==> flow/design.v <==
module mux2 #(parameter n = 16) (Out, InA, InB, Select);
	input 	[n-1:0]	InA, InB;
	input			Select;
	output 	[n-1:0]	Out;
	assign Out = Select ? InB : InA;
endmodule
module add(Out, InA, InB);
	input 		[4:0] InA, InB;
	output reg	[4:0] Out;
	always @(*) begin
		Out = InA + InB;
	end
endmodule
module SignExtend(Out, In);
	input 	[4:0] 	In;
	output 	[15:0] 	Out;
	assign Out = In[4] ? {11'b11111111111, In}:{11'b00000000000, In};
endmodule
module ALU (Out, Zero, InA, InB, ALU_opcode);
	input signed		[15:0]	InA, InB;
	input				[2:0]	ALU_opcode;
	output reg signed	[15:0]	Out;
	output reg					Zero;
	always @(*) begin
		case (ALU_opcode)
			3'd0:	Out = InA + InB;
			3'd1:	Out = InA - InB;
			3'd2:	Out = InA & InB;
			3'd3:	Out = InA | InB;
			3'd4:	Out = InA ^ InB;
			3'd5:	Out = InA >> InB[2:0];
			3'd6:	Out = InA >>> InB[2:0];
			3'd7:	Out = InA << InB[2:0];
		endcase
		Zero = (Out == 16'd0) ? 1'b1 : 1'b0;
	end
endmodule
module PC(PC, In, RST, CLK);
	input		[4:0] 	In;
	input 				CLK, RST;
	output reg	[4:0] 	PC;
	always @(posedge CLK) begin
		if (RST)
			PC <= 5'd0;
		else
			PC <= In;
	end
endmodule
module RegFile(	ReadData1, 
				ReadData2,
				REG0,
				REG1,
				REG2,
				REG3,
				REG4,
				REG5,
				REG6,
				REG7,
				WriteData, 
				ReadWriteEn, 
				WriteAddress, 
				ReadAddress1, 
				ReadAddress2, 
				RST,
				CLK);
	input 			ReadWriteEn, RST, CLK;	
	input	[2:0] 	WriteAddress, ReadAddress1, ReadAddress2;
	input	[15:0] 	WriteData;
	output 	[15:0] 	ReadData1, ReadData2;
	output	[15:0] 	REG0, REG1, REG2, REG3, REG4, REG5, REG6, REG7;
	reg 	[15:0] array_reg [7:0];
	reg 	[15:0] reg1, reg2;
	integer i;
	always @(posedge CLK) begin
		if (RST) begin
			for (i=0; i<8; i=i+1)
				array_reg[i] <= 16'd0;
		end
		else if(ReadWriteEn) begin
			if (WriteAddress != 3'd0)
				array_reg[WriteAddress] <= WriteData;	
		end
	end
	always @(*) begin 
			reg1 = array_reg[ReadAddress1];
			reg2 = array_reg[ReadAddress2];
	end	
	assign REG0 = array_reg[0];
	assign REG1 = array_reg[1];
	assign REG2 = array_reg[2];
	assign REG3 = array_reg[3];
	assign REG4 = array_reg[4];
	assign REG5 = array_reg[5];
	assign REG6 = array_reg[6];
	assign REG7 = array_reg[7];
	assign ReadData1 = reg1;
	assign ReadData2 = reg2;
endmodule
module DMEM(ReadData, Address, WriteData, WriteEn, RST, CLK);
	input 				CLK, RST, WriteEn;
	input 		[15:0] 	Address, WriteData;
	output 	 	[15:0] 	ReadData;
	reg [15:0] array_reg [15:0];
	integer i;
	always @ (posedge CLK)begin
		if (RST) begin
			for (i=0; i<16; i=i+1)
				array_reg[i] <= 16'd0;
		end
		else if (WriteEn)
			array_reg[Address[3:0]] <= WriteData;
	end
	assign ReadData = array_reg[Address[3:0]];
endmodule
module Control(PCSrc, RegSrc, RegWrEn, ALUSrc, ALUopcode, DmemWrEn, WrSrc, INST, z);
	input				z;
	input		[4:0] 	INST;
	output reg	[2:0] 	ALUopcode;
	output reg 			PCSrc, RegSrc, RegWrEn, ALUSrc, DmemWrEn, WrSrc;
	always @(*) begin
		PCSrc = 1'b0;
		RegSrc = 1'b0;
		RegWrEn = 1'b0;
		ALUSrc = 1'b0;
		DmemWrEn = 1'b0;
		WrSrc = 1'b1;
		ALUopcode = 3'd0;
		if(INST[4] == 1'b0) begin		 
			PCSrc = 1'b0;
			RegSrc = 1'b1;
			RegWrEn = 1'b1;
			ALUSrc = 1'b0; 				
			DmemWrEn = 1'b0;
			WrSrc = 1'b1;
			if(INST[3:0] == 4'b0010) ALUopcode = 3'd0; 	 
			if(INST[3:0] == 4'b0011) ALUopcode = 3'd1;	 
			if(INST[3:0] == 4'b0100) ALUopcode = 3'd2;	 
			if(INST[3:0] == 4'b0101) ALUopcode = 3'd3;	 
			if(INST[3:0] == 4'b0110) ALUopcode = 3'd4;	 
			if(INST[3:0] == 4'b1000) ALUopcode = 3'd5; 	 
			if(INST[3:0] == 4'b1001) ALUopcode = 3'd6;	 
			if(INST[3:0] == 4'b1010) ALUopcode = 3'd7;	 
		end
		else if(INST[4] == 1'd1) begin
			if(INST[3] == 1'b0) begin 			 
				PCSrc = 1'b0;
				RegSrc = 1'b1;
				RegWrEn = 1'b1;
				ALUSrc = 1'b1;
				DmemWrEn = 1'b0;
				WrSrc = 1'b1;
				if(INST[2:0] == 3'b010) ALUopcode = 3'd0; 	 
				if(INST[2:0] == 3'b100) ALUopcode = 3'd2;	 
				if(INST[2:0] == 3'b101) ALUopcode = 3'd3;	 
				if(INST[2:0] == 3'b110) ALUopcode = 3'd4;	 
			end
			else if (INST[3] == 1'b1) begin
				if (INST[3:0] == 4'b1100) begin     
					PCSrc = 1'b0;
					RegSrc = 1'b0;
					RegWrEn = 1'b1;
					ALUSrc = 1'b1;
					DmemWrEn = 1'b0;
					WrSrc = 1'b0;
					ALUopcode = 3'd0; 	 
				end
				else if (INST[3:0] == 4'b1101) begin     
					PCSrc = 1'b0;
					RegSrc = 1'b0;
					RegWrEn = 1'b0;
					ALUSrc = 1'b1;
					DmemWrEn = 1'b1;
					WrSrc = 1'b0;
					ALUopcode = 3'd0; 	 
				end
				else if (INST[3:0] == 4'b1110) begin     
					RegSrc = 1'b0;
					RegWrEn = 1'b0;
					ALUSrc = 1'b0;
					DmemWrEn = 1'b0;
					WrSrc = 1'b1;
					ALUopcode = 3'd1; 	 
					if(z == 1'b1)
						PCSrc = 1'b1;
					else	
						PCSrc = 1'b0;
				end
				else if (INST[3:0] == 4'b1111) begin     
					RegSrc = 1'b0;
					RegWrEn = 1'b0;
					ALUSrc = 1'b0;
					DmemWrEn = 1'b0;
					WrSrc = 1'b1;
					ALUopcode = 3'd1; 	 
					if(z == 1'b1)
						PCSrc = 1'b0;
					else	
						PCSrc = 1'b1;
				end
			end
		end
	end
endmodule
module Datapath (CLK, RST, INSTR, PCSrc, RegSrc, RegWrEn, ALUSrc, ALUopcode, DmemWrEn, WrSrc, INST, Zero, PC,
				REG0, REG1, REG2, REG3, REG4, REG5, REG6, REG7, ALU_result, outDMEM, ALU_A, ALU_B
				);
	input			CLK, RST, PCSrc, RegSrc, RegWrEn, ALUSrc, DmemWrEn, WrSrc;
	input 	[2:0]	ALUopcode;
	input	[15:0]	INSTR;
	output	[5:0]	PC;
	output 	[15:0]	REG0, REG1, REG2, REG3, REG4, REG5, REG6, REG7;
	output	[15:0]	ALU_result, outDMEM;
	output	[4:0]	INST;
	output			Zero;
	output	[15:0]	ALU_A, ALU_B;
	wire	[15:0]	instruction;
	wire 	[4:0]	PCout;
	wire	[4:0]	pc0, pc1, muxPC;
	wire	[2:0]	muxRegFile;
	wire	[15:0]	A, B;
	wire	[15:0]	kq_signExtend, muxALU;
	wire	[15:0]	outALU;
	wire	[15:0]	muxDataWr;
	mux2 #(.n(5)) inst0(.Select(PCSrc), .InA(pc0), .InB(pc1), .Out(muxPC));
	PC inst1(.CLK(CLK), .RST(RST), .In(muxPC), .PC(PCout));
	add inst2(.InA(5'd1), .InB(PCout), .Out(pc0));
	assign instruction = INSTR;	 
	add inst4(.InA(instruction[4:0]), .InB(PCout), .Out(pc1));
	assign PC = PCout << 1;
	assign INST = instruction[15:11];
	mux2 #(.n(3)) inst5(.Select(RegSrc), .InA(instruction[10:8]), .InB(instruction[4:2]), .Out(muxRegFile));
	RegFile inst6 (	.ReadData1(A), 
					.ReadData2(B),
					.REG0(REG0),
					.REG1(REG1),
					.REG2(REG2),
					.REG3(REG3),
					.REG4(REG4),
					.REG5(REG5),
					.REG6(REG6),
					.REG7(REG7),
					.WriteData(muxDataWr), 
					.ReadWriteEn(RegWrEn), 
					.WriteAddress(instruction[10:8]), 
					.ReadAddress1(instruction[7:5]), 
					.ReadAddress2(muxRegFile), 
					.RST(RST),
					.CLK(CLK));
	SignExtend inst7(.In(instruction[4:0]), .Out(kq_signExtend));
	mux2 #(.n(16)) inst8(.Select(ALUSrc), .InA(B), .InB(kq_signExtend), .Out(muxALU));
	ALU inst9(.InA(A), .InB(muxALU), .ALU_opcode(ALUopcode), .Out(outALU), .Zero(Zero));
	DMEM inst10(.ReadData(outDMEM), .Address(outALU), .WriteData(B), .WriteEn(DmemWrEn), .RST(RST), .CLK(CLK));
	mux2 #(.n(16)) inst11(.Select(WrSrc), .InA(outDMEM), .InB(outALU), .Out(muxDataWr));
	assign ALU_result = outALU;
	assign ALU_A = A;
	assign ALU_B = muxALU;
endmodule
module Lab4(CLK, RST, INSTR, PC, REG0, REG1, REG2, REG3, REG4, REG5, REG6, REG7, 
		inst_opcode, ALUopcode, ALU_result, Zero, outDMEM, ALU_A, ALU_B);
	input	CLK, RST;
	input		[15:0]	INSTR;
	output 		[5:0]	PC;
	output 		[15:0]	REG0, REG1, REG2, REG3, REG4, REG5, REG6, REG7;
	output 		[4:0]	inst_opcode;
	output 		[2:0]	ALUopcode;
	output 		[15:0]	ALU_result, outDMEM, ALU_A, ALU_B;
	output				Zero;
	wire 				PCSrc, RegSrc, RegWrEn, ALUSrc, DmemWrEn, WrSrc;
	Control c(.PCSrc(PCSrc), .RegSrc(RegSrc), 
			.RegWrEn(RegWrEn), .ALUSrc(ALUSrc), 
			.ALUopcode(ALUopcode), 
			.DmemWrEn(DmemWrEn), .WrSrc(WrSrc), 
			.INST(inst_opcode), .z(Zero));
	Datapath d(	.CLK(CLK), .RST(RST), .INSTR(INSTR), .PCSrc(PCSrc), .RegSrc(RegSrc), 
				.RegWrEn(RegWrEn), .ALUSrc(ALUSrc), 
				.ALUopcode(ALUopcode), .DmemWrEn(DmemWrEn), 
				.WrSrc(WrSrc), .INST(inst_opcode), .Zero(Zero), .PC(PC),
				.REG0(REG0), .REG1(REG1), .REG2(REG2), .REG3(REG3), 
				.REG4(REG4), .REG5(REG5), .REG6(REG6), .REG7(REG7), .ALU_result(ALU_result),
				.outDMEM(outDMEM), .ALU_A(ALU_A), .ALU_B(ALU_B)
				);
endmodule
Reports on Lab4
Tool output for the design above, in the order of the flow.
Line numbers count from 1 in the design file above.
Cell names lack the library's common part.
The mark -- stands for no value.
- top: Lab4
- clock: CLK
- cell library: sky130hd
- library corner: tt_025C_1v80

After elaboration
Yosys after proc, flatten, opt, wreduce and memory -nomap, before mapping. Enables and synchronous resets that opt folds into registers are not counted as muxes. Memory bits, and registers merged into a memory's read port (data or address), are not among the register bits. Print and check cells are not counted. Equal cells are merged and count once.
Memory sizes are those after Yosys's memory passes, which may raise the word count (mostly to a power of two), join words into wider ones and drop unused or constant bits.
- noted memory bits (read-only): 0
- memory bits (writable): 384
- noted memories kept: 2
- bits in latches: 0
- register bits after elaboration at 5
- output and inout bits at 207
- memories (name ; depth ; bits a word ; RTL line ; source):
    d.inst10.array_reg ; 16 ; 16 ; 103 ; reg [15:0] array_reg [15:0];
    d.inst6.array_reg ; 8 ; 16 ; 71 ; reg [15:0] array_reg [7:0];
- $mul: 0
- noted order comparisons: 0
- divide/modulo/power cells: 0
- equality and inequality tests: 21
- noted bitwise logic cells: 3
- reductions and logical operators: 3
- $add $sub $neg: 4
- muxes and demuxes: 63
- shift operators at 3
- operator list (kind ; count):
    16-bit parallel mux with 8-bit select ; 1
    16-bit two-way mux ; 8
    3-bit two-way mux ; 14
    1-bit two-way mux ; 33
    4-bit == test with constant B ; 7
    3-bit == test with constant B ; 7
    16-bit adder ; 1
    16-bit subtractor ; 1
    16-bit bitwise AND ; 1
    16-bit OR ; 1
    16-bit XOR ; 1
    16-bit by 3-bit << shifter with 16-bit output ; 1
    16-bit by 3-bit right shift with 16-bit output ; 1
    16-bit by 3-bit >>> shifter with 16-bit output ; 1
    16-bit zero test ; 1
    4-bit by 3-bit == test with 1-bit output with constant B ; 3
    4-bit two-way mux ; 2
    2-bit two-way mux ; 4
    3-bit by 2-bit == test with 1-bit output with constant B ; 2
    1-bit by 5-bit adder with 5-bit output with constant A ; 1
    5-bit adder ; 1
    5-bit two-way mux ; 1
    4-bit by 2-bit == test with 1-bit output with constant B ; 1
    3-bit by 1-bit == test with 1-bit output with constant B ; 1
    3-bit zero test ; 1
    3-bit nonzero test ; 1

Longest topological paths
Longest topological path by Yosys (ltp), each cell counted once; first at word level (registers and memories cut), then after technology mapping (sequential cells cut; the memories' decode and read muxes count).
- depth after elaboration: 21
- noted ABC_AREA: 0
- mapped depth at 39
- depth with buffers taken out: 33

Netlist
Yosys stat after the flow's synthesis: flattened, memories mapped to cells. It holds for the ABC_AREA given above (unset counts as 0); a run with the other value may have another netlist.
Totals and module areas in this step are rounded.
- cells by type (type ; count):
    edfxtp_1 ; 384
    nor2_1 ; 442
    mux2i_1 ; 161
    mux4_2 ; 41
    ha_1 ; 53
    nand2_1 ; 167
    o21ai_0 ; 75
    nand3_1 ; 74
    a21oi_1 ; 72
    clkbuf_1 ; 90
    mux2_2 ; 26
    buf_2 ; 45
    o211ai_1 ; 26
    xnor2_1 ; 22
    and3_1 ; 30
    nor3_1 ; 36
    nand2b_1 ; 28
    inv_1 ; 46
Other cell types: 79; their cells: 362.
- flip-flops at 389
- cell area after synthesis: 23000 um^2
- cell count: 2180
The figures by module come from a second, unflattened synthesis with its own total; it is not the netlist above.
- cell total of the unflattened synthesis at 1761
- area (unflattened synthesis) at 23000 um^2
Each row is one instance without its submodules.
- by module (module ; sequential area (um^2) ; times used ; area (um^2) ; cells):
    DMEM ; 7700 ; 1 ; 12000 ; 724
    RegFile ; 3800 ; 1 ; 6800 ; 411
    ALU ; 0.0 ; 1 ; 3500 ; 485
    mux2 #(n=16) ; 0.0 ; 2 ; 250 ; 18
    add ; 0.0 ; 2 ; 160 ; 19
    Control ; 0.0 ; 1 ; 170 ; 25
    PC ; 100 ; 1 ; 130 ; 10
    SignExtend ; 0.0 ; 1 ; 120 ; 16
    mux2 #(n=5) ; 0.0 ; 1 ; 56 ; 5
    Datapath ; 0.0 ; 1 ; 53 ; 8
    mux2 #(n=3) ; 0.0 ; 1 ; 34 ; 3
    Lab4 ; 0.0 ; 1 ; 0.0 ; 0

Worst setup path after synthesis
OpenSTA on the mapped netlist: ideal clock, no wires. The path of least setup slack (recovery checks aside). Input and output delay are each 20% of the period. Register names are those of the netlist, which keeps one name where synthesis merged equal registers.
- path type: input -> output
- start: input INSTR[14]
- end: output Zero
- path delay: 4.984 ns
- input delay: 2.400 ns
- arrival time at 7.384 ns
- period: 12.0 ns
- path buffers: 6
- noted launch time at the first pin: 2.400 ns
- path slack: 2.216 ns
- noted stages on the path: 25
- noted period reached after synthesis: 9.784 ns
"path delay" is the arrival time less input delay plus setup time.
A path that ends at an output port has no setup time.
"stages on the path": output pins that drive a net of the path, with the launching flip-flop's if there is one; two outputs of one cell count as two.
"period reached after synthesis" = period - worst setup slack (recovery checks aside). The figure is calculated, with input and output delays left at 20% of the set period.
The rows between start and end are the longest chain of elaborated cells between them; the timing report does not say that the signal goes this way. Where chains are equally long, one stands for them.
A line is the first line of the expression or statement that the cell stems from. Yosys adds cells for indexed reads and writes and turns some case tables into memories.
- path through: buf_6 and2_1 buf_6 o31a_4 o32ai_2 o31a_1 buf_2 buf_4 buf_4 buf_4 ha_1 a21oi_1 xnor2_1 ha_1 a21o_1 a21oi_1 nand2_1 a31oi_1 o21ai_0 xor2_1 a32oi_1 nand4b_1 nor4_1 nand3_1 a2111oi_0
- length of the longest elaborated chain: 13
- noted elaborated cells between the ends (all ways): 52
- noted source lines of those cells: 25
- RTL lines, path after synthesis (item ; RTL line ; source):
    from (decl) ; 261 ; input [15:0] INSTR;
    4-bit by 2-bit == test with 1-bit output ; 136 ; if(INST[3:0] == 4'b0011) ALUopcode = 3'd1;
    1-bit two-way mux ; 136 ;
    2-bit two-way mux ; 137 ; if(INST[3:0] == 4'b0100) ALUopcode = 3'd2;
    2-bit two-way mux ; 138 ; if(INST[3:0] == 4'b0101) ALUopcode = 3'd3;
    3-bit two-way mux ; 139 ; if(INST[3:0] == 4'b0110) ALUopcode = 3'd4;
    3-bit two-way mux ; 140 ; if(INST[3:0] == 4'b1000) ALUopcode = 3'd5;
    3-bit two-way mux ; 141 ; if(INST[3:0] == 4'b1001) ALUopcode = 3'd6;
    3-bit two-way mux ; 142 ; if(INST[3:0] == 4'b1010) ALUopcode = 3'd7;
    3-bit two-way mux ; 128 ; if(INST[4] == 1'b0) begin
    3-bit == test ; 25 ; case (ALU_opcode)
    16-bit parallel mux with 8-bit select ; 25 ;
    16-bit zero test ; 35 ; Zero = (Out == 16'd0) ? 1'b1 : 1'b0;
    1-bit two-way mux ; 35 ;
    to (decl) ; 267 ; output Zero;

Timing after layout
From the final timing report of run 1: the path of least setup slack in the routed layout; clock arrival at registers is part of the times.
- path type: input -> output
- start: input INSTR[8]
- end: output outDMEM[11]
- noted stages on the path: 24
- noted launch time at the first pin: 3.30 ns
- path slack: 3.28 ns
- input delay: 3.30 ns
- path buffers: 8
- arrival time at 9.92 ns
- period: 16.5 ns
The rows between start and end are the longest chain of elaborated cells between them; the timing report does not say that the signal goes this way. Where chains are equally long, one stands for them.
The chain passes a memory read, where the word-level depth is cut; so it can be longer than that depth.
- path through: clkdlybuf4s50_1 buf_6 mux2i_1 mux2i_1 o32ai_4 o31a_1 clkbuf_4 inv_2 buf_4 buf_2 buf_2 ha_1 o21ai_0 o21ai_0 a21oi_1 o41ai_1 a211o_1 nand2_2 inv_2 clkbuf_1 o211ai_1 a21oi_2 or2_2 clkdlybuf4s50_1
- length of the longest elaborated chain: 6
- noted elaborated cells between the ends (all ways): 13
- noted source lines of those cells: 12
- RTL lines, path after layout (item ; RTL line ; source):
    from (decl) ; 261 ; input [15:0] INSTR;
    3-bit two-way mux ; 5 ; assign Out = Select ? InB : InA;
    memory 8 x 16 bit ; 71 ; reg [15:0] array_reg [7:0];
    16-bit two-way mux ; 5 ;
    16-bit subtractor ; 27 ; 3'd1: Out = InA - InB;
    16-bit parallel mux with 8-bit select ; 25 ; case (ALU_opcode)
    memory 16 x 16 bit ; 103 ; reg [15:0] array_reg [15:0];
    to (decl) ; 266 ; output [15:0] ALU_result, outDMEM, ALU_A, ALU_B;

## Implementation results

Measured results for Lab4: 4 stored runs of the Yosys and OpenROAD flow on sky130hd. The settings differ; the order carries no meaning. The constraints put input and output delay at 20% of the set period each and load the outputs with 0.01 pF.
By "achieved clock period" is meant the clock period of the run minus its worst setup slack. This is arithmetic on one report: input and output delays are still those of the set period (20% each).
"critical setup path time" = time allowed to the worst setup path (clock period - input delay - output delay, where it has them) - its slack; a late launch clock adds to it, a late capture clock takes from it.
"overall power" rests on the timing tool's default activity at the inputs, not on a simulated workload.
The measured numbers are rounded.

Run 1
Settings were CELL_PAD_IN_SITES_DETAIL_PLACEMENT = 0; CORE_ASPECT_RATIO = 1.59; CORE_UTILIZATION = 66; CTS_CLUSTER_DIAMETER = 390; CTS_CLUSTER_SIZE = 81; GPL_TIMING_DRIVEN = 0; MAX_ROUTING_LAYER = met4; MIN_ROUTING_LAYER = met1; PLACE_DENSITY_LB_ADDON = 0.25; SETUP_SLACK_MARGIN = 3.34; period_ns = 16.5; CAP_MARGIN = 20; CORE_MARGIN = 2; SLEW_MARGIN = 20
- netlist area reported by Yosys: 23000 um^2
- noted the total die area: 37000 um^2
- noted the utilization after layout: 0.77
- worst setup slack after layout: 3.3 ns
- setup total negative slack at 0.000 ns
- overall power at 3.2 mW
- noted the achieved clock period: 13.221 ns
- critical setup path time at 6.62 ns
- worst setup path kind: input -> output

Run 2
Settings were CAP_MARGIN = 15; CELL_PAD_IN_SITES_GLOBAL_PLACEMENT = 2; MAX_ROUTING_LAYER = met5; PLACE_DENSITY = 0.84; SETUP_SLACK_MARGIN = 0.03; period_ns = 6.44; CORE_MARGIN = 2; CORE_UTILIZATION = 40; SLEW_MARGIN = 20
- netlist area reported by Yosys: 23000 um^2
- noted the total die area: 60000 um^2
- noted the utilization after layout: 0.59
- worst setup slack after layout: -0.68 ns
- setup total negative slack at -13 ns
- overall power at 11 mW
- noted the achieved clock period: 7.121 ns
- critical setup path time at 4.54 ns
- worst setup path kind: input -> output

Run 3
Settings were CAP_MARGIN = 15; CELL_PAD_IN_SITES_GLOBAL_PLACEMENT = 2; GPL_TIMING_DRIVEN = 0; MAX_ROUTING_LAYER = met5; PLACE_DENSITY = 0.84; SETUP_SLACK_MARGIN = 0.03; SLEW_MARGIN = 0; period_ns = 11.3; CORE_MARGIN = 2; CORE_UTILIZATION = 40
- netlist area reported by Yosys: 23000 um^2
- noted the total die area: 60000 um^2
- noted the utilization after layout: 0.49
- worst setup slack after layout: 0.085 ns
- setup total negative slack at 0.000 ns
- overall power at 5.4 mW
- noted the achieved clock period: 11.215 ns
- critical setup path time at 6.70 ns
- worst setup path kind: input -> output

Run 4
Settings were CAP_MARGIN = 15; CELL_PAD_IN_SITES_DETAIL_PLACEMENT = 2; CELL_PAD_IN_SITES_GLOBAL_PLACEMENT = 2; CORE_UTILIZATION = 65; CTS_CLUSTER_DIAMETER = 219; GPL_TIMING_DRIVEN = 0; MAX_ROUTING_LAYER = met5; PLACE_DENSITY = 0.84; SETUP_SLACK_MARGIN = 0.03; SLEW_MARGIN = 0; period_ns = 11.3; CORE_MARGIN = 2
- no results, placement failed with GPL-0301
